==> flow/design.v <==
module unsigned_mult #(
parameter DWIDTH = 8  
)(
input  [  DWIDTH -1:0] op1    ,  
input  [  DWIDTH -1:0] op2    ,  
output [2*DWIDTH -1:0] result    
); 
assign result = op1 * op2;   
endmodule  
module signed_mult #(
parameter DWIDTH = 8  
)(
input  [  DWIDTH -1:0] op1    ,  
input  [  DWIDTH -1:0] op2    ,  
output [2*DWIDTH -1:0] result    
); 
wire   [  DWIDTH -1:0] abs_op1    ;   
wire   [  DWIDTH -1:0] abs_op2    ;   
wire   [2*DWIDTH -1:0] abs_result ;   
assign abs_op1 = op1[DWIDTH-1] ? (~op1 + 'd1) : op1;  
assign abs_op2 = op2[DWIDTH-1] ? (~op2 + 'd1) : op2;  
unsigned_mult #(
.DWIDTH (DWIDTH)  
)i_unsigned_mult_1(
 .op1    (abs_op1    ),  
 .op2    (abs_op2    ),  
 .result (abs_result )   
);  
assign result = (op1[DWIDTH-1] ^ op2[DWIDTH-1]) ? (~abs_result + 'd1) : abs_result; 
endmodule  
module comp_mult_1 #(
parameter DWIDTH = 8  
)(
input                              clk      ,  
input                              rst_n    ,  
input                              sw_rst   ,  
input                              op_val   ,  
output reg                         op_rdy   ,  
input      [      2*2*DWIDTH -1:0] op_data  ,  
output reg                         res_val  ,  
input                              res_rdy  ,  
output     [2*2*(DWIDTH + 1) -1:0] res_data    
); 
wire op_ld    ;  
reg  op_ld_d1 ;  
reg  op_ld_d2 ;  
reg  op_ld_d3 ;  
reg  op_ld_d4 ;  
reg  [  DWIDTH -1:0] x1 ;  
reg  [  DWIDTH -1:0] x2 ;  
reg  [  DWIDTH -1:0] y1 ;  
reg  [  DWIDTH -1:0] y2 ;  
reg  [  DWIDTH -1:0] mult_op1 ;  
reg  [  DWIDTH -1:0] mult_op2 ;  
wire [2*DWIDTH -1:0] prod     ;  
reg  [2*DWIDTH -1:0] prod_1_reg ;  
reg  [2*DWIDTH -1:0] prod_3_reg ;  
reg  [2*DWIDTH -1:0] xr         ;  
reg  [2*DWIDTH -1:0] yr         ;  
always @(posedge clk or negedge rst_n)
if(~rst_n)            op_rdy <= 1'b1 ; else
if(sw_rst)            op_rdy <= 1'b1 ; else
if(op_val & op_rdy)   op_rdy <= 1'b0 ; else 
if(res_val & res_rdy) op_rdy <= 1'b1 ; 
assign op_ld = op_val & op_rdy;
always @(posedge clk or negedge rst_n)
if(~rst_n) begin 
    op_ld_d1 <= 1'b0;
    op_ld_d2 <= 1'b0;
    op_ld_d3 <= 1'b0;
    op_ld_d4 <= 1'b0;
end else 
if(sw_rst) begin 
    op_ld_d1 <= 1'b0;
    op_ld_d2 <= 1'b0;
    op_ld_d3 <= 1'b0;
    op_ld_d4 <= 1'b0;
end else begin                        
    op_ld_d1 <= op_ld;     
    op_ld_d2 <= op_ld_d1;  
    op_ld_d3 <= op_ld_d2;  
    op_ld_d4 <= op_ld_d3;  
end 
always @(posedge clk or negedge rst_n)
if(~rst_n)    res_val <= 1'b0 ; else  
if(sw_rst)    res_val <= 1'b0 ; else  
if(op_ld_d4)  res_val <= 1'b1 ; else  
if(res_rdy)   res_val <= 1'b0 ;       
always @(posedge clk or negedge rst_n)
if(~rst_n) begin 
    x1 <= 'd0;
    y1 <= 'd0;
    x2 <= 'd0;
    y2 <= 'd0;
end else 
if(sw_rst) begin 
    x1 <= 'd0;
    y1 <= 'd0;
    x2 <= 'd0;
    y2 <= 'd0;
end else 
if(op_ld) begin                        
    x1 <= op_data[4*DWIDTH -1 -: DWIDTH]; 
    y1 <= op_data[3*DWIDTH -1 -: DWIDTH]; 
    x2 <= op_data[2*DWIDTH -1 -: DWIDTH]; 
    y2 <= op_data[1*DWIDTH -1 -: DWIDTH]; 
end 
always @(*)
casex({op_ld_d1, op_ld_d2, op_ld_d3, op_ld_d4})
4'b1xxx: mult_op1 = x1  ;
4'b01xx: mult_op1 = y1  ;
4'b001x: mult_op1 = x1  ;
4'b0001: mult_op1 = x2  ;
default: mult_op1 = 'd0 ;
endcase 
always @(*)
casex({op_ld_d1, op_ld_d2, op_ld_d3, op_ld_d4})
4'b1xxx: mult_op2 = x2  ;
4'b01xx: mult_op2 = y2  ;
4'b001x: mult_op2 = y2  ;
4'b0001: mult_op2 = y1  ;
default: mult_op2 = 'd0 ;
endcase
signed_mult #(
.DWIDTH (DWIDTH)  
) i_signed_mult (
 .op1    (mult_op1),  
 .op2    (mult_op2),  
 .result (prod    )   
);  
always @(posedge clk or negedge rst_n)
if(~rst_n)   prod_1_reg <= 'b0 ; else 
if(sw_rst)   prod_1_reg <= 'b0 ; else 
if(op_ld_d1) prod_1_reg <= prod;           
always @(posedge clk or negedge rst_n)
if(~rst_n)   xr <= 'b0              ; else 
if(sw_rst)   xr <= 'b0              ; else 
if(op_ld_d2) xr <= prod_1_reg - prod;      
always @(posedge clk or negedge rst_n)
if(~rst_n)   prod_3_reg <= 'b0 ; else 
if(sw_rst)   prod_3_reg <= 'b0 ; else 
if(op_ld_d3) prod_3_reg <= prod;           
always @(posedge clk or negedge rst_n)
if(~rst_n)   yr <= 'b0              ; else 
if(sw_rst)   yr <= 'b0              ; else 
if(op_ld_d4) yr <= prod_3_reg + prod;       
assign res_data = {{{'d2{xr[2*DWIDTH-1]}},xr},
                   {{'d2{yr[2*DWIDTH-1]}},yr}};  
endmodule  
module comp_mult_2 #(
parameter DWIDTH = 8  
)(
input                              clk      ,  
input                              rst_n    ,  
input                              sw_rst   ,  
input                              op_val   ,  
output reg                         op_rdy   ,  
input      [      2*2*DWIDTH -1:0] op_data  ,  
output reg                         res_val  ,  
input                              res_rdy  ,  
output     [2*2*(DWIDTH + 1) -1:0] res_data    
); 
wire op_ld    ;  
reg  op_ld_d1 ;  
reg  op_ld_d2 ;  
reg  [  DWIDTH -1:0] x1 ;  
reg  [  DWIDTH -1:0] x2 ;  
reg  [  DWIDTH -1:0] y1 ;  
reg  [  DWIDTH -1:0] y2 ;  
wire [  DWIDTH -1:0] mult0_op2 ;  
wire [  DWIDTH -1:0] mult1_op2 ;  
wire [2*DWIDTH -1:0] prod1 ;  
wire [2*DWIDTH -1:0] prod2 ;  
reg  [ 2*DWIDTH-1:0] xr ;  
reg  [ 2*DWIDTH-1:0] yr ;  
always @(posedge clk or negedge rst_n)
if(~rst_n)            op_rdy <= 1'b1 ; else
if(sw_rst)            op_rdy <= 1'b1 ; else
if(op_val & op_rdy)   op_rdy <= 1'b0 ; else 
if(res_val & res_rdy) op_rdy <= 1'b1 ; 
assign op_ld = op_val & op_rdy;
always @(posedge clk or negedge rst_n)
if(~rst_n) begin 
    op_ld_d1 <= 1'b0;
    op_ld_d2 <= 1'b0;
end else 
if(sw_rst) begin 
    op_ld_d1 <= 1'b0;
    op_ld_d2 <= 1'b0;
end else begin                        
    op_ld_d1 <= op_ld; 
    op_ld_d2 <= op_ld_d1; 
end 
always @(posedge clk or negedge rst_n)
if(~rst_n)    res_val <= 1'b0 ; else  
if(sw_rst)    res_val <= 1'b0 ; else  
if(op_ld_d2)  res_val <= 1'b1 ; else  
if(res_rdy)   res_val <= 1'b0 ;       
always @(posedge clk or negedge rst_n)
if(~rst_n) begin 
    x1 <= 'd0;
    y1 <= 'd0;
    x2 <= 'd0;
    y2 <= 'd0;
end else 
if(sw_rst) begin 
    x1 <= 'd0;
    y1 <= 'd0;
    x2 <= 'd0;
    y2 <= 'd0;
end else 
if(op_ld) begin                        
    x1 <= op_data[4*DWIDTH -1 -: DWIDTH]; 
    y1 <= op_data[3*DWIDTH -1 -: DWIDTH]; 
    x2 <= op_data[2*DWIDTH -1 -: DWIDTH]; 
    y2 <= op_data[1*DWIDTH -1 -: DWIDTH]; 
end 
assign mult0_op2 = op_ld_d1 ? x2 : y2 ;  
assign mult1_op2 = op_ld_d1 ? y2 : x2 ;  
signed_mult #(
.DWIDTH (DWIDTH)  
)i_signed_mult_0(
 .op1    (x1        ),  
 .op2    (mult0_op2 ),  
 .result (prod1     )   
);  
signed_mult #(
.DWIDTH (DWIDTH)  
)i_signed_mult_1(
 .op1    (y1        ),  
 .op2    (mult1_op2 ),  
 .result (prod2     )   
);  
always @(posedge clk or negedge rst_n)
if(~rst_n)   xr <= 'b0             ; else 
if(sw_rst)   xr <= 'b0             ; else 
if(op_ld_d1) xr <= prod1 - prod2 ;       
always @(posedge clk or negedge rst_n)
if(~rst_n)   yr <= 'b0           ; else 
if(sw_rst)   yr <= 'b0           ; else 
if(op_ld_d2) yr <= prod1 + prod2 ;       
assign res_data = {{{'d2{xr[2*DWIDTH-1]}},xr},
                   {{'d2{yr[2*DWIDTH-1]}},yr}};  
endmodule  
module comp_mult_4 #(
parameter DWIDTH = 8  
)(
input                              clk      ,  
input                              rst_n    ,  
input                              sw_rst   ,  
input                              op_val   ,  
output reg                         op_rdy   ,  
input      [      2*2*DWIDTH -1:0] op_data  ,  
output reg                         res_val  ,  
input                              res_rdy  ,  
output     [2*2*(DWIDTH + 1) -1:0] res_data    
); 
wire op_ld;  
wire [  DWIDTH -1:0] x1 ;  
wire [  DWIDTH -1:0] x2 ;  
wire [  DWIDTH -1:0] y1 ;  
wire [  DWIDTH -1:0] y2 ;  
wire [2*DWIDTH -1:0] prod1  ;  
wire [2*DWIDTH -1:0] prod2  ;  
wire [2*DWIDTH -1:0] prod3  ;  
wire [2*DWIDTH -1:0] prod4  ;  
reg  [2*DWIDTH-1 :0] xr ;  
reg  [2*DWIDTH-1 :0] yr ;  
always @(posedge clk or negedge rst_n)
if(~rst_n)            op_rdy <= 1'b1 ; else
if(sw_rst)            op_rdy <= 1'b1 ; else
if(op_val & op_rdy)   op_rdy <= 1'b0 ; else 
if(res_rdy)           op_rdy <= 1'b1 ; 
assign op_ld = op_val & op_rdy;
always @(posedge clk or negedge rst_n)
if(~rst_n)              res_val <= 1'b0 ; else  
if(sw_rst)              res_val <= 1'b0 ; else  
if(op_ld)               res_val <= 1'b1 ; else  
if(res_rdy)             res_val <= 1'b0 ;       
assign x1 = op_data[4*DWIDTH -1 -: DWIDTH]; 
assign y1 = op_data[3*DWIDTH -1 -: DWIDTH]; 
assign x2 = op_data[2*DWIDTH -1 -: DWIDTH]; 
assign y2 = op_data[1*DWIDTH -1 -: DWIDTH]; 
signed_mult #(
.DWIDTH (DWIDTH)  
)i_signed_mult_0(
 .op1    (x1     ),  
 .op2    (x2     ),  
 .result (prod1  )   
);  
signed_mult #(
.DWIDTH (DWIDTH)  
)i_signed_mult_1(
 .op1    (x1     ),  
 .op2    (y2     ),  
 .result (prod2  )   
);  
signed_mult #(
.DWIDTH (DWIDTH)  
)i_signed_mult_2(
 .op1    (x2     ),  
 .op2    (y1     ),  
 .result (prod3  )   
);  
signed_mult #(
.DWIDTH (DWIDTH)  
)i_signed_mult_3(
 .op1    (y1     ),  
 .op2    (y2     ),  
 .result (prod4  )   
);  
always @(posedge clk or negedge rst_n)
if(~rst_n)   xr <= 'b0           ; else 
if(sw_rst)   xr <= 'b0           ; else 
if(op_ld)    xr <= prod1 - prod4 ;       
always @(posedge clk or negedge rst_n)
if(~rst_n)   yr <= 'b0           ; else 
if(sw_rst)   yr <= 'b0           ; else 
if(op_ld)    yr <= prod2 + prod3 ;       
assign res_data = {{{'d2{xr[2*DWIDTH-1]}},xr},
                   {{'d2{yr[2*DWIDTH-1]}},yr}};  
endmodule  
module comp_mult_wrapper #(
parameter DWIDTH  = 8 ,  
parameter NO_MULT = 4    
)(
input                          clk      ,  
input                          rst_n    ,  
input                          sw_rst   ,  
input                          op_val   ,  
output                         op_rdy   ,  
input  [      2*2*DWIDTH -1:0] op_data  ,  
output                         res_val  ,  
input                          res_rdy  ,  
output [2*2*(DWIDTH + 1) -1:0] res_data    
); 
generate 
    if(NO_MULT == 4) begin : GEN_4_MULTS
        comp_mult_4 #(
        .DWIDTH (DWIDTH)  
        )i_comp_mult_4 (
        .clk      (clk      ),  
        .rst_n    (rst_n    ),  
        .sw_rst   (sw_rst   ),  
        .op_val   (op_val   ),  
        .op_rdy   (op_rdy   ),  
        .op_data  (op_data  ),  
        .res_val  (res_val  ),  
        .res_rdy  (res_rdy  ),  
        .res_data (res_data )   
        ); 
    end
    else if(NO_MULT == 2) begin : GEN_2_MULTS
        comp_mult_2 #(
        .DWIDTH (DWIDTH)  
        )i_comp_mult_2 (
        .clk      (clk      ),  
        .rst_n    (rst_n    ),  
        .sw_rst   (sw_rst   ),  
        .op_val   (op_val   ),  
        .op_rdy   (op_rdy   ),  
        .op_data  (op_data  ),  
        .res_val  (res_val  ),  
        .res_rdy  (res_rdy  ),  
        .res_data (res_data )   
        ); 
    end else if(NO_MULT == 1) begin : GEN_1_MULT
        comp_mult_1 #(
        .DWIDTH (DWIDTH)  
        )i_comp_mult_1 (
        .clk      (clk      ),  
        .rst_n    (rst_n    ),  
        .sw_rst   (sw_rst   ),  
        .op_val   (op_val   ),  
        .op_rdy   (op_rdy   ),  
        .op_data  (op_data  ),  
        .res_val  (res_val  ),  
        .res_rdy  (res_rdy  ),  
        .res_data (res_data )   
        ); 
    end
    else begin : ERROR
        initial begin 
            $display("%M ERROR: Invalid number of multipliers, NO_MULT should be 1, 2 or 4 \n");
            $stop;
        end 
    end 
endgenerate 
endmodule  
module comp_mult_top #(
parameter NO_MULT   = 4     ,  
parameter APB_BADDR = 0     ,  
parameter SYS_AW    = 16    ,  
parameter REG_DW    = 16       
)(
input                    clk         ,  
input                    rst_n       ,  
input      [ SYS_AW-1:0] apb_paddr   ,  
input                    apb_psel    ,  
input                    apb_penable ,  
input                    apb_pwrite  ,  
input      [REG_DW -1:0] apb_pwdata  ,  
output                   apb_pready  ,  
output reg [REG_DW -1:0] apb_prdata  ,  
output reg               apb_pslverr ,  
output reg               mem_ce      ,  
output reg               mem_we      ,  
output reg [SYS_AW -1:0] mem_addr    ,  
output reg [     8 -1:0] mem_wr_data ,  
input      [     8 -1:0] mem_rd_data    
);
localparam DWIDTH = 8 ;
localparam IDLE   = 2'b00;  
localparam RD_OPS = 2'b01;  
localparam WORK   = 2'b10;  
localparam WR_RES = 2'b11;  
reg  [       REG_DW -1:0] op1_addr      ;  
reg  [       REG_DW -1:0] op2_addr      ;  
reg  [       REG_DW -1:0] res_addr      ;  
reg  [       REG_DW -1:0] no_op         ;  
reg  [       REG_DW -1:0] cfg_start     ;  
reg  [       REG_DW -1:0] sts_stop      ;  
wire                      wr_op1_addr   ;  
wire                      wr_op2_addr   ;  
wire                      wr_res_addr   ;  
wire                      wr_no_op      ;  
wire                      wr_cfg_start  ;  
wire                      wr_sts_stop   ;  
wire                      rd_sts_stop   ;  
wire                      rd_sts_state  ;  
wire                      sel_regs      ;  
reg                       op_val        ;  
wire                      op_rdy        ;  
wire [   2*2*DWIDTH -1:0] op_data       ;  
wire                      res_val       ;  
reg                       res_rdy       ;  
wire [2*2*(DWIDTH+1)-1:0] res_data      ;  
wire                      set_res_rdy   ;  
reg  [     3*DWIDTH -1:0] data_reg      ;  
reg  [            2 -1:0] sts_cstate    ;  
wire                      start         ;  
wire                      sw_rst        ;  
wire                      byte_rd_done  ;  
wire                      byte_wr_done  ;  
wire                      finish        ;  
wire                      next_op       ;  
reg                       mem_ce_d      ;  
reg                       mem_we_d      ;  
wire                      set_mem_ce    ;  
wire                      set_mem_we    ;  
reg  [            3 -1:0] byte_cnt      ;  
reg  [       REG_DW -1:0] op_cnt        ;  
comp_mult_wrapper #(
.DWIDTH  (DWIDTH  ),  
.NO_MULT (NO_MULT )   
) i_comp_mult_wrapper (
.clk      (clk     ),  
.rst_n    (rst_n   ),  
.sw_rst   (sw_rst  ),  
.op_val   (op_val  ),  
.op_rdy   (op_rdy  ),  
.op_data  (op_data ),  
.res_val  (res_val ),  
.res_rdy  (res_rdy ),  
.res_data (res_data)   
); 
assign apb_pready = 1'b1;  
assign wr_op1_addr  = apb_psel & apb_penable &  apb_pwrite & (apb_paddr == APB_BADDR + 0); 
assign wr_op2_addr  = apb_psel & apb_penable &  apb_pwrite & (apb_paddr == APB_BADDR + 1); 
assign wr_res_addr  = apb_psel & apb_penable &  apb_pwrite & (apb_paddr == APB_BADDR + 2); 
assign wr_no_op     = apb_psel & apb_penable &  apb_pwrite & (apb_paddr == APB_BADDR + 3); 
assign wr_cfg_start = apb_psel & apb_penable &  apb_pwrite & (apb_paddr == APB_BADDR + 4); 
assign wr_sts_stop  = apb_psel & apb_penable &  apb_pwrite & (apb_paddr == APB_BADDR + 5);  
assign rd_sts_stop  = apb_psel & apb_penable & ~apb_pwrite & (apb_paddr == APB_BADDR + 5);  
assign rd_sts_state = apb_psel & apb_penable & ~apb_pwrite & (apb_paddr == APB_BADDR + 6);  
assign sel_regs = wr_op1_addr  |
                  wr_op2_addr  |
                  wr_res_addr  |
                  wr_no_op     |
                  wr_cfg_start |
                  wr_sts_stop  |
                  rd_sts_stop  |
                  rd_sts_state ;
always @(posedge clk or negedge rst_n)
if(~rst_n)        apb_pslverr <= 'd0         ; else   
if(apb_pslverr)   apb_pslverr <= 'd0         ; else   
if(apb_penable)   apb_pslverr <= ~sel_regs   ;        
always @(posedge clk or negedge rst_n)
if(~rst_n)          op1_addr  <= 'd0            ; else  
if(wr_op1_addr)     op1_addr  <= apb_pwdata     ; else  
if(byte_rd_done)    op1_addr  <= op1_addr + 'd2 ;
always @(posedge clk or negedge rst_n)
if(~rst_n)          op2_addr  <= 'd0            ; else  
if(wr_op2_addr)     op2_addr  <= apb_pwdata     ; else  
if(byte_rd_done)    op2_addr  <= op2_addr + 'd2 ;
always @(posedge clk or negedge rst_n)
if(~rst_n)          res_addr  <= 'd0            ; else  
if(wr_res_addr)     res_addr  <= apb_pwdata     ; else  
if(byte_wr_done)    res_addr  <= res_addr + 'd6 ;
always @(posedge clk or negedge rst_n)
if(~rst_n)          no_op     <= 'd0            ; else  
if(wr_no_op)        no_op     <= apb_pwdata     ;       
always @(posedge clk or negedge rst_n)              
if(~rst_n)          cfg_start <= 'd0            ; else  
if(~sw_rst & start) cfg_start <= 'd0            ; else  
if(wr_cfg_start)    cfg_start <= apb_pwdata     ;       
always @(posedge clk or negedge rst_n)        
if(~rst_n)          sts_stop  <= 'd0            ; else  
if(wr_sts_stop)     sts_stop  <= apb_pwdata     ; else  
if(finish)          sts_stop  <= {{REG_DW-1{1'b0}}, 1'b1} ;  
always @(posedge clk or negedge rst_n)
if(~rst_n)          apb_prdata <= 'd0                            ; else  
if(rd_sts_stop)     apb_prdata <= sts_stop                       ; else  
if(rd_sts_state)    apb_prdata <= {{REG_DW-2{1'b0}}, sts_cstate} ;       
assign start  = cfg_start[0] & (no_op > 'd0);
assign sw_rst = cfg_start[1];
always @(posedge clk or negedge rst_n)
if(~rst_n) 
    sts_cstate <= IDLE;      
else if(sw_rst) 
    sts_cstate <= IDLE; 
else begin 
    case(sts_cstate)
        IDLE    : if(start)                 
                    sts_cstate <= RD_OPS;   
                  else
                    sts_cstate <= IDLE;
        RD_OPS  : if(byte_rd_done)  
                    sts_cstate <= WORK;     
                  else 
                    sts_cstate <= RD_OPS;
        WORK    : if(res_val)
                    sts_cstate <= WR_RES;   
                  else 
                    sts_cstate <= WORK;
        default : if(finish) 
                    sts_cstate <= IDLE;     
                  else if(next_op)
                    sts_cstate <= RD_OPS;   
                  else 
                    sts_cstate <= WR_RES;
    endcase 
end   
assign byte_rd_done = (sts_cstate == RD_OPS) & (byte_cnt == 3'd3);   
assign byte_wr_done = (sts_cstate == WR_RES) & (byte_cnt == 3'd5);   
assign next_op      = byte_wr_done & (op_cnt != (no_op - 'd1));      
assign finish       = byte_wr_done & (op_cnt == (no_op - 'd1));      
always @(posedge clk or negedge rst_n)
if(~rst_n)          byte_cnt <= 3'd0            ; else  
if(byte_rd_done)    byte_cnt <= 3'd0            ; else  
if(byte_wr_done)    byte_cnt <= 3'd0            ; else  
if(mem_ce)          byte_cnt <= byte_cnt + 3'd1 ;       
always @(posedge clk or negedge rst_n)
if(~rst_n)          op_cnt <= 'd0          ; else  
if(finish)          op_cnt <= 'd0          ; else  
if(next_op)         op_cnt <= op_cnt + 'd1 ;       
always @(posedge clk or negedge rst_n)
if(~rst_n)          op_val <= 1'b0; else   
if(byte_rd_done)    op_val <= 1'b1; else   
if(op_val & op_rdy) op_val <= 1'b0;        
always @(posedge clk or negedge rst_n)
if(~rst_n)          data_reg <= 'd0; else   
if(mem_ce_d & ~mem_we_d) begin              
    case(byte_cnt)
        3'b001 :    data_reg[3*DWIDTH-1 : 2*DWIDTH] <= mem_rd_data;  
        3'b010 :    data_reg[2*DWIDTH-1 : 1*DWIDTH] <= mem_rd_data;  
        3'b011 :    data_reg[1*DWIDTH-1 : 0       ] <= mem_rd_data;  
        default:    data_reg                        <= data_reg; 
    endcase 
end 
assign op_data = {data_reg, mem_rd_data};  
assign set_res_rdy = (sts_cstate == WR_RES) & (byte_cnt == 3'd4);  
always @(posedge clk or negedge rst_n)
if(~rst_n)       res_rdy <= 1'b0; else   
if(set_res_rdy)  res_rdy <= 1'b1; else   
if(byte_wr_done) res_rdy <= 1'b0;        
always @(*) 
    if(sts_cstate == RD_OPS)
        if(byte_cnt < 3'd2) mem_addr = op1_addr + byte_cnt       ; else  
                            mem_addr = op2_addr + byte_cnt - 'd2 ;       
    else  
                            mem_addr = res_addr + byte_cnt;              
always @(*)
    case(byte_cnt)
        3'b000  : mem_wr_data <= res_data[25:18];           
        3'b001  : mem_wr_data <= res_data[33:26];           
        3'b010  : mem_wr_data <= {6'd0, res_data[35:34]};   
        3'b011  : mem_wr_data <= res_data[ 7:0 ];           
        3'b100  : mem_wr_data <= res_data[15:8 ];           
        default : mem_wr_data <= {6'd0, res_data[17:16]};   
    endcase 
assign set_mem_ce = ((sts_cstate == IDLE)   & start   ) |   
                    ((sts_cstate == WR_RES) & next_op ) |   
                    ((sts_cstate == WORK)   & res_val ) ;   
always @(posedge clk or negedge rst_n)
if(~rst_n)        mem_ce <= 1'b0; else  
if(set_mem_ce)    mem_ce <= 1'b1; else  
if(byte_rd_done | byte_wr_done) 
                  mem_ce <= 1'b0;       
assign set_mem_we = (sts_cstate == WORK) & res_val;  
always @(posedge clk or negedge rst_n)
if(~rst_n)        mem_we <= 1'b0; else     
if(set_mem_we)    mem_we <= 1'b1; else     
if(byte_wr_done)  mem_we <= 1'b0;          
always @(posedge clk or negedge rst_n)
if(~rst_n) mem_ce_d <= 1'b0   ; else       
if(sw_rst) mem_ce_d <= 1'b0   ; else       
           mem_ce_d <= mem_ce ;        
always @(posedge clk or negedge rst_n)    
if(~rst_n) mem_we_d <= 1'b0   ; else       
if(sw_rst) mem_we_d <= 1'b0   ; else       
           mem_we_d <= mem_we ;
endmodule  
--- tool output ---
======== Reports on comp_mult_top ========
Tool output for the design above before and after an edit, in the order of the flow.
"original" refers to lines of the RTL above, "edited" to lines of the edited file.
"change": "edited" minus "original" as printed here. "relative change": 100 x difference / "original".
Cell names lack the library's common part.
A cell with n/a has no value.
design
  top module .............................. comp_mult_top
  clock input ............................. clk
  cell library ............................ sky130hd
  library corner .......................... tt_025C_1v80

======== Diff ========
The edit as a unified diff against the file above.
This change comes from a script, not from a designer. The edited design behaves differently; no optimisation was intended.
begin of diff
@@ -400,5 +400,5 @@
 input                    apb_penable ,  
 input                    apb_pwrite  ,  
-input      [REG_DW -1:0] apb_pwdata  ,  
+input      [REG_DW -1:0] apb_pwdata_i  ,  
 output                   apb_pready  ,  
 output reg [REG_DW -1:0] apb_prdata  ,  
@@ -410,4 +410,6 @@
 input      [     8 -1:0] mem_rd_data    
 );
+reg [REG_DW -1:0] apb_pwdata;
+always @(posedge clk) apb_pwdata <= apb_pwdata_i;
 localparam DWIDTH = 8 ;
 localparam IDLE   = 2'b00;  
end of diff

======== Word-level counts ========
Source: Yosys, flattened and elaborated, memories not mapped. Widths are those after wreduce. Registers that Yosys merges into a memory's read port (data or address) are not register bits. Print and check cells do not count. Equal cells are merged and count once.
word-level totals
  element                original  edited  change  relative change (%)
  register bits          184       200     +16     +8.70
  output and inout bits  44        44      0       0.00
operators by class
  element                        original  edited  change  relative change (%)
  equality and inequality tests  16        16      0       0.00
  order comparisons              2         2       0       0.00
  multiplexer cells              56        56      0       0.00
  multiply operators             4         4       0       0.00
  bitwise operators              49        49      0       0.00
  add/subtract/negate cells      20        20      0       0.00
  reduce/logical cells           20        20      0       0.00
Operator kinds equal on both sides are left out: 42.

======== Longest topological paths ========
Yosys ltp: most cells in a row. Word level: on the elaborated netlist, between registers, memories and ports. Mapped: between sequential cells and ports; inverters and the memories' decode and read muxes count.
depth
  element                       original  edited  change  relative change (%)
  word-level depth              13        13      0       0.00
  ABC_AREA                      0         0       n/a     n/a
  mapped depth                  34        35      +1      +2.94
  depth with buffers taken out  31        31      0       0.00

======== Netlist ========
Yosys stat after the flow's synthesis: flattened, memories mapped to cells. It holds for the ABC_AREA given above (unset counts as 0); a run with the other value may have another netlist.
mapped netlist
  element                   original  edited   change  relative change (%)
  cell count                2497      2558     +61     +2.44
  flip-flop cells           184       200      +16     +8.70
  chip area (Yosys) (um^2)  21384.3   21784.6  +400.3  +1.87
cell types
  cell      original  edited  change  relative change (%)
  nand2_1   178       215     +37     +20.79
  nand3_1   40        60      +20     +50.00
  xnor2_1   159       143     -16     -10.06
  dfxtp_1   0         16      +16     n/a
  xor2_1    91        106     +15     +16.48
  nor2_1    331       345     +14     +4.23
  a21oi_1   95        107     +12     +12.63
  a22o_1    40        30      -10     -25.00
  nand2b_1  20        30      +10     +50.00
  o21ai_0   147       139     -8      -5.44
  or3_1     27        19      -8      -29.63
  inv_1     291       284     -7      -2.41
  or2_2     32        25      -7      -21.88
  o21a_1    15        9       -6      -40.00
  o21ai_2   7         1       -6      -85.71
  clkbuf_1  92        97      +5      +5.43
  a31oi_1   20        15      -5      -25.00
  o31ai_1   19        14      -5      -26.32
Cell types equal on both sides are left out: 16.
The list need not be complete.
The figures by module come from a second, unflattened synthesis with its own total; it is not the netlist above.
unflattened totals
  element                              original  edited   change  relative change (%)
  cells (unflattened synthesis)        2698      2698     0       0.00
  area (unflattened synthesis) (um^2)  23012.1   23396.2  +384.1  +1.67
Rows give one instance, submodules left out.
by module, original
  module                    area (um^2)  instances  seq. area (um^2)  cells
  comp_mult_top             9227.6       1          3753.6            1026
  unsigned_mult (DWIDTH=8)  2109.5       4          0.0               243
  comp_mult_4 (DWIDTH=8)    2763.9       1          852.1             328
  signed_mult (DWIDTH=8)    645.6        4          0.0               93
  comp_mult_wrapper         0.0          1          0.0               0
by module, edited
  module                    area (um^2)  instances  seq. area (um^2)  cells
  comp_mult_top             9611.7       1          4073.9            1026
  unsigned_mult (DWIDTH=8)  2109.5       4          0.0               243
  comp_mult_4 (DWIDTH=8)    2763.9       1          852.1             328
  signed_mult (DWIDTH=8)    645.6        4          0.0               93
  comp_mult_wrapper         0.0          1          0.0               0

======== Worst setup path after synthesis ========
Source: OpenSTA report_checks on the synthesized netlist (no wires, ideal clock, input and output delay 20% of the period each), path of least setup slack; recovery checks are left aside. Register names are those of the netlist, which keeps one name where synthesis merged equal registers.
timing after synthesis
  element                              original                                                  edited                                                    change  relative change (%)
  kind                                 in2reg                                                    in2reg                                                    n/a     n/a
  start                                in mem_rd_data[0]                                         in mem_rd_data[0]                                         n/a     n/a
  end                                  reg i_comp_mult_wrapper.GEN_4_MULTS.i_comp_mult_4.yr[15]  reg i_comp_mult_wrapper.GEN_4_MULTS.i_comp_mult_4.yr[15]  n/a     n/a
  launch time at the first pin (ns)    2.000                                                     2.000                                                     0.000   0.00
  slack (ns)                           0.918                                                     0.771                                                     -0.147  n/a
  buffers on the path                  2                                                         3                                                         +1      +50.00
  path delay (ns)                      7.082                                                     7.229                                                     +0.147  +2.08
  input delay (ns)                     2.000                                                     2.000                                                     0.000   0.00
  arrival (ns)                         8.961                                                     9.108                                                     +0.147  +1.64
  clock period (ns)                    10.0                                                      10.0                                                      0.0     0.00
  data required time (ns)              9.879                                                     9.879                                                     0.000   0.00
  library setup time (ns)              0.121                                                     0.121                                                     0.000   n/a
  driving pins on the path             30                                                        32                                                        +2      +6.67
  period reached after synthesis (ns)  9.082                                                     9.229                                                     +0.147  +1.62
"path delay" = arrival - input delay + setup time.
"driving pins on the path": output pins that drive a net of the path, with the launching flip-flop's if there is one; two outputs of one cell count as two.
"period reached after synthesis" = period - worst setup slack (recovery checks aside). The figure is calculated, with input and output delays left at 20% of the set period.
Between the ends stands the longest chain of elaborated cells between them, by number of cells; it is not shown to be the way that was timed. Of several equally long chains one is given.
Each line given opens the expression or statement behind the cell; cells for indexed reads and writes are added by Yosys, which also makes memories of some case tables.
At most two assigning lines are given for a register; there are more.
between the ends, after synthesis, original
  path through ............................ inv_1 > clkbuf_1 > ha_1 > nand2b_1 > o21ai_0 > xor2_1 > clkbuf_1 > nor2_1 > fa_1 > inv_1 > fa_1 > inv_1 > fa_1 > inv_1 > fa_1 > inv_1 > ha_1 > o21a_1 > a2111oi_0 > nor2_1 > xor2_1 > nor3_1 > a21oi_1 > xnor2_1 > ha_1 > a21o_1 > a31oi_1 > o21ai_0 > xnor2_1 > a22o_1
  cells in the longest elaborated chain ... 10
ends and longest elaborated chain, after synthesis, original
  element                     line  RTL
  start: declaration          410   input      [     8 -1:0] mem_rd_data
  NOT 8 bit                   21    assign abs_op2 = op2[DWIDTH-1] ? (~op2 + 'd1) : op2;
  adder 8 x 1 -> 8 bit        21
  two-way mux 8 bit           21
  multiplier 8 x 8 -> 16 bit  8     assign result = op1 * op2;
  NOT 16 bit                  29    assign result = (op1[DWIDTH-1] ^ op2[DWIDTH-1]) ? (~abs_result + 'd1) : abs_result;
  adder 16 x 1 -> 16 bit      29
  two-way mux 16 bit          29
  adder 16 bit                319   if(op_ld)    yr <= prod2 + prod3 ;
  two-way mux 16 bit          319
  two-way mux 16 bit          318   if(sw_rst)   yr <= 'b0           ; else
  end: assignment             318
  end: assignment             319
  end: declaration            268   reg  [2*DWIDTH-1 :0] yr ;
between the ends, after synthesis, edited
  path through ............................ inv_1 > clkbuf_1 > ha_1 > nand2b_1 > o21ai_0 > xor2_1 > clkbuf_1 > nor2_1 > fa_1 > inv_1 > fa_1 > inv_1 > fa_1 > inv_1 > fa_1 > inv_1 > ha_1 > xnor2_1 > or3_1 > or2_2 > nor3_1 > nor2_1 > xnor2_1 > ha_1 > clkbuf_1 > and4_1 > a211o_1 > a21o_1 > a21oi_1 > o21ai_0 > xnor2_1 > a22o_1
  cells in the longest elaborated chain ... 10
ends and longest elaborated chain, after synthesis, edited
  element                     line  RTL
  start: declaration          410   input      [     8 -1:0] mem_rd_data
  NOT 8 bit                   21    assign abs_op2 = op2[DWIDTH-1] ? (~op2 + 'd1) : op2;
  adder 8 x 1 -> 8 bit        21
  two-way mux 8 bit           21
  multiplier 8 x 8 -> 16 bit  8     assign result = op1 * op2;
  NOT 16 bit                  29    assign result = (op1[DWIDTH-1] ^ op2[DWIDTH-1]) ? (~abs_result + 'd1) : abs_result;
  adder 16 x 1 -> 16 bit      29
  two-way mux 16 bit          29
  adder 16 bit                319   if(op_ld)    yr <= prod2 + prod3 ;
  two-way mux 16 bit          319
  two-way mux 16 bit          318   if(sw_rst)   yr <= 'b0           ; else
  end: assignment             318
  end: assignment             319
  end: declaration            268   reg  [2*DWIDTH-1 :0] yr ;

======== Timing after layout ========
From the final timing report of each run of pair A: the path of least setup slack in the routed layout; clock arrival at registers is part of the times.
timing after layout
  element                            original                                                  edited                                                    change  relative change (%)
  kind                               in2reg                                                    in2reg                                                    n/a     n/a
  start                              in mem_rd_data[2]                                         in mem_rd_data[2]                                         n/a     n/a
  end                                reg i_comp_mult_wrapper.GEN_4_MULTS.i_comp_mult_4.yr[15]  reg i_comp_mult_wrapper.GEN_4_MULTS.i_comp_mult_4.yr[15]  n/a     n/a
  library setup time (ns)            0.11                                                      0.10                                                      -0.01   n/a
  launch time at the first pin (ns)  2.00                                                      2.00                                                      0.00    0.00
  arrival (ns)                       9.63                                                      9.75                                                      +0.12   +1.25
  slack (ns)                         0.72                                                      0.64                                                      -0.08   n/a
  clock period (ns)                  10.0                                                      10.0                                                      0.0     0.00
  input delay (ns)                   2.00                                                      2.00                                                      0.00    0.00
  data required time (ns)            10.35                                                     10.38                                                     +0.03   +0.29
  driving pins on the path           27                                                        27                                                        0       0.00
  buffers on the path                2                                                         1                                                         -1      -50.00
Between the ends stands the longest chain of elaborated cells between them, by number of cells; it is not shown to be the way that was timed. Of several equally long chains one is given.
At most two assigning lines are given for a register; there are more.
between the ends, after layout, original
  path through ............................ clkdlybuf4s50_1 > or3_1 > or4b_2 > inv_1 > nand2_1 > fa_1 > fa_1 > inv_1 > fa_1 > inv_1 > fa_1 > inv_1 > ha_1 > o21a_1 > a2111oi_0 > buf_4 > nor2_1 > xor2_1 > nor3_1 > a21oi_1 > xnor2_1 > ha_1 > a21o_1 > a31oi_1 > o21ai_0 > xnor2_1 > a22o_1
  cells in the longest elaborated chain ... 10
ends and longest elaborated chain, after layout, original
  element                     line  RTL
  start: declaration          410   input      [     8 -1:0] mem_rd_data
  NOT 8 bit                   21    assign abs_op2 = op2[DWIDTH-1] ? (~op2 + 'd1) : op2;
  adder 8 x 1 -> 8 bit        21
  two-way mux 8 bit           21
  multiplier 8 x 8 -> 16 bit  8     assign result = op1 * op2;
  NOT 16 bit                  29    assign result = (op1[DWIDTH-1] ^ op2[DWIDTH-1]) ? (~abs_result + 'd1) : abs_result;
  adder 16 x 1 -> 16 bit      29
  two-way mux 16 bit          29
  adder 16 bit                319   if(op_ld)    yr <= prod2 + prod3 ;
  two-way mux 16 bit          319
  two-way mux 16 bit          318   if(sw_rst)   yr <= 'b0           ; else
  end: assignment             318
  end: assignment             319
  end: declaration            268   reg  [2*DWIDTH-1 :0] yr ;
between the ends, after layout, edited
  path through ............................ clkdlybuf4s50_1 > or3_1 > or4b_2 > inv_1 > nand2_1 > fa_1 > fa_1 > inv_1 > fa_1 > inv_1 > fa_1 > inv_1 > ha_1 > xnor2_1 > or3_1 > or2_2 > nor3_1 > nor2_1 > xnor2_1 > ha_1 > and4_1 > a211o_1 > a21o_1 > a21oi_1 > o21ai_0 > xnor2_1 > a22o_1
  cells in the longest elaborated chain ... 10
ends and longest elaborated chain, after layout, edited
  element                     line  RTL
  start: declaration          410   input      [     8 -1:0] mem_rd_data
  NOT 8 bit                   21    assign abs_op2 = op2[DWIDTH-1] ? (~op2 + 'd1) : op2;
  adder 8 x 1 -> 8 bit        21
  two-way mux 8 bit           21
  multiplier 8 x 8 -> 16 bit  8     assign result = op1 * op2;
  NOT 16 bit                  29    assign result = (op1[DWIDTH-1] ^ op2[DWIDTH-1]) ? (~abs_result + 'd1) : abs_result;
  adder 16 x 1 -> 16 bit      29
  two-way mux 16 bit          29
  adder 16 bit                319   if(op_ld)    yr <= prod2 + prod3 ;
  two-way mux 16 bit          319
  two-way mux 16 bit          318   if(sw_rst)   yr <= 'b0           ; else
  end: assignment             318
  end: assignment             319
  end: declaration            268   reg  [2*DWIDTH-1 :0] yr ;

======== Measured runs ========
Both versions went through the flow (Yosys, OpenROAD) with the same settings in each pair. Constraints: input delay and output delay 20% of the set period each, output load 0.01 pF.
flow settings, pair A
  period_ns ............................... 10.0
  CAP_MARGIN .............................. 20
  CORE_MARGIN ............................. 2
  CORE_UTILIZATION ........................ 40
  SLEW_MARGIN ............................. 20
results, pair A
  element                             original  edited    change     relative change (%)
  synthesized cell area (um^2)        21384.3   21784.6   +400.3     +1.87
  total die area (um^2)               55326.1   56344.5   +1018.4    +1.84
  total negative slack (ns)           0.000     0.000     0.000      n/a
  setup slack of the worst path (ns)  0.724     0.635     -0.089     n/a
  overall power (W)                   0.002505  0.002623  +0.000118  +4.71
  worst hold slack (ns)               0.433     0.433     0.000      n/a
  period reached (ns)                 9.276     9.365     +0.089     +0.96
  final design utilization            0.45      0.45      0.00       n/a
flow settings, pair B
  CELL_PAD_IN_SITES_DETAIL_PLACEMENT ...... 1
  CELL_PAD_IN_SITES_GLOBAL_PLACEMENT ...... 0
  CORE_ASPECT_RATIO ....................... 1.38
  CORE_MARGIN ............................. 3
  CORE_UTILIZATION ........................ 51
  MAX_ROUTING_LAYER ....................... met4
  PLACE_DENSITY_LB_ADDON .................. 0.16
  SETUP_SLACK_MARGIN ...................... 1.73
  TNS_END_PERCENT ......................... 60
  period_ns ............................... 7.28
  CAP_MARGIN .............................. 20
  SLEW_MARGIN ............................. 20
results, pair B
  element                             original  edited   change     relative change (%)
  synthesized cell area (um^2)        21384.3   21784.6  +400.3     +1.87
  total die area (um^2)               44455.4   45263.6  +808.2     +1.82
  total negative slack (ns)           -7.700    -9.752   -2.052     n/a
  setup slack of the worst path (ns)  -0.988    -1.027   -0.039     n/a
  overall power (W)                   0.004895  0.0048   -0.000095  -1.94
  worst hold slack (ns)               0.455     0.434    -0.021     n/a
  period reached (ns)                 8.268     8.307    +0.039     +0.47
  final design utilization            0.655     0.655    0.000      n/a
"period reached" is the run's clock period less its worst setup slack. It is reckoned from that one timing run; input and output delays stay at 20% of the period that was set.
By "overall power" is meant OpenSTA's value without simulated activity: inputs other than the clock are taken to toggle once in ten clock periods, and the tool carries that through the logic.
--- end ---
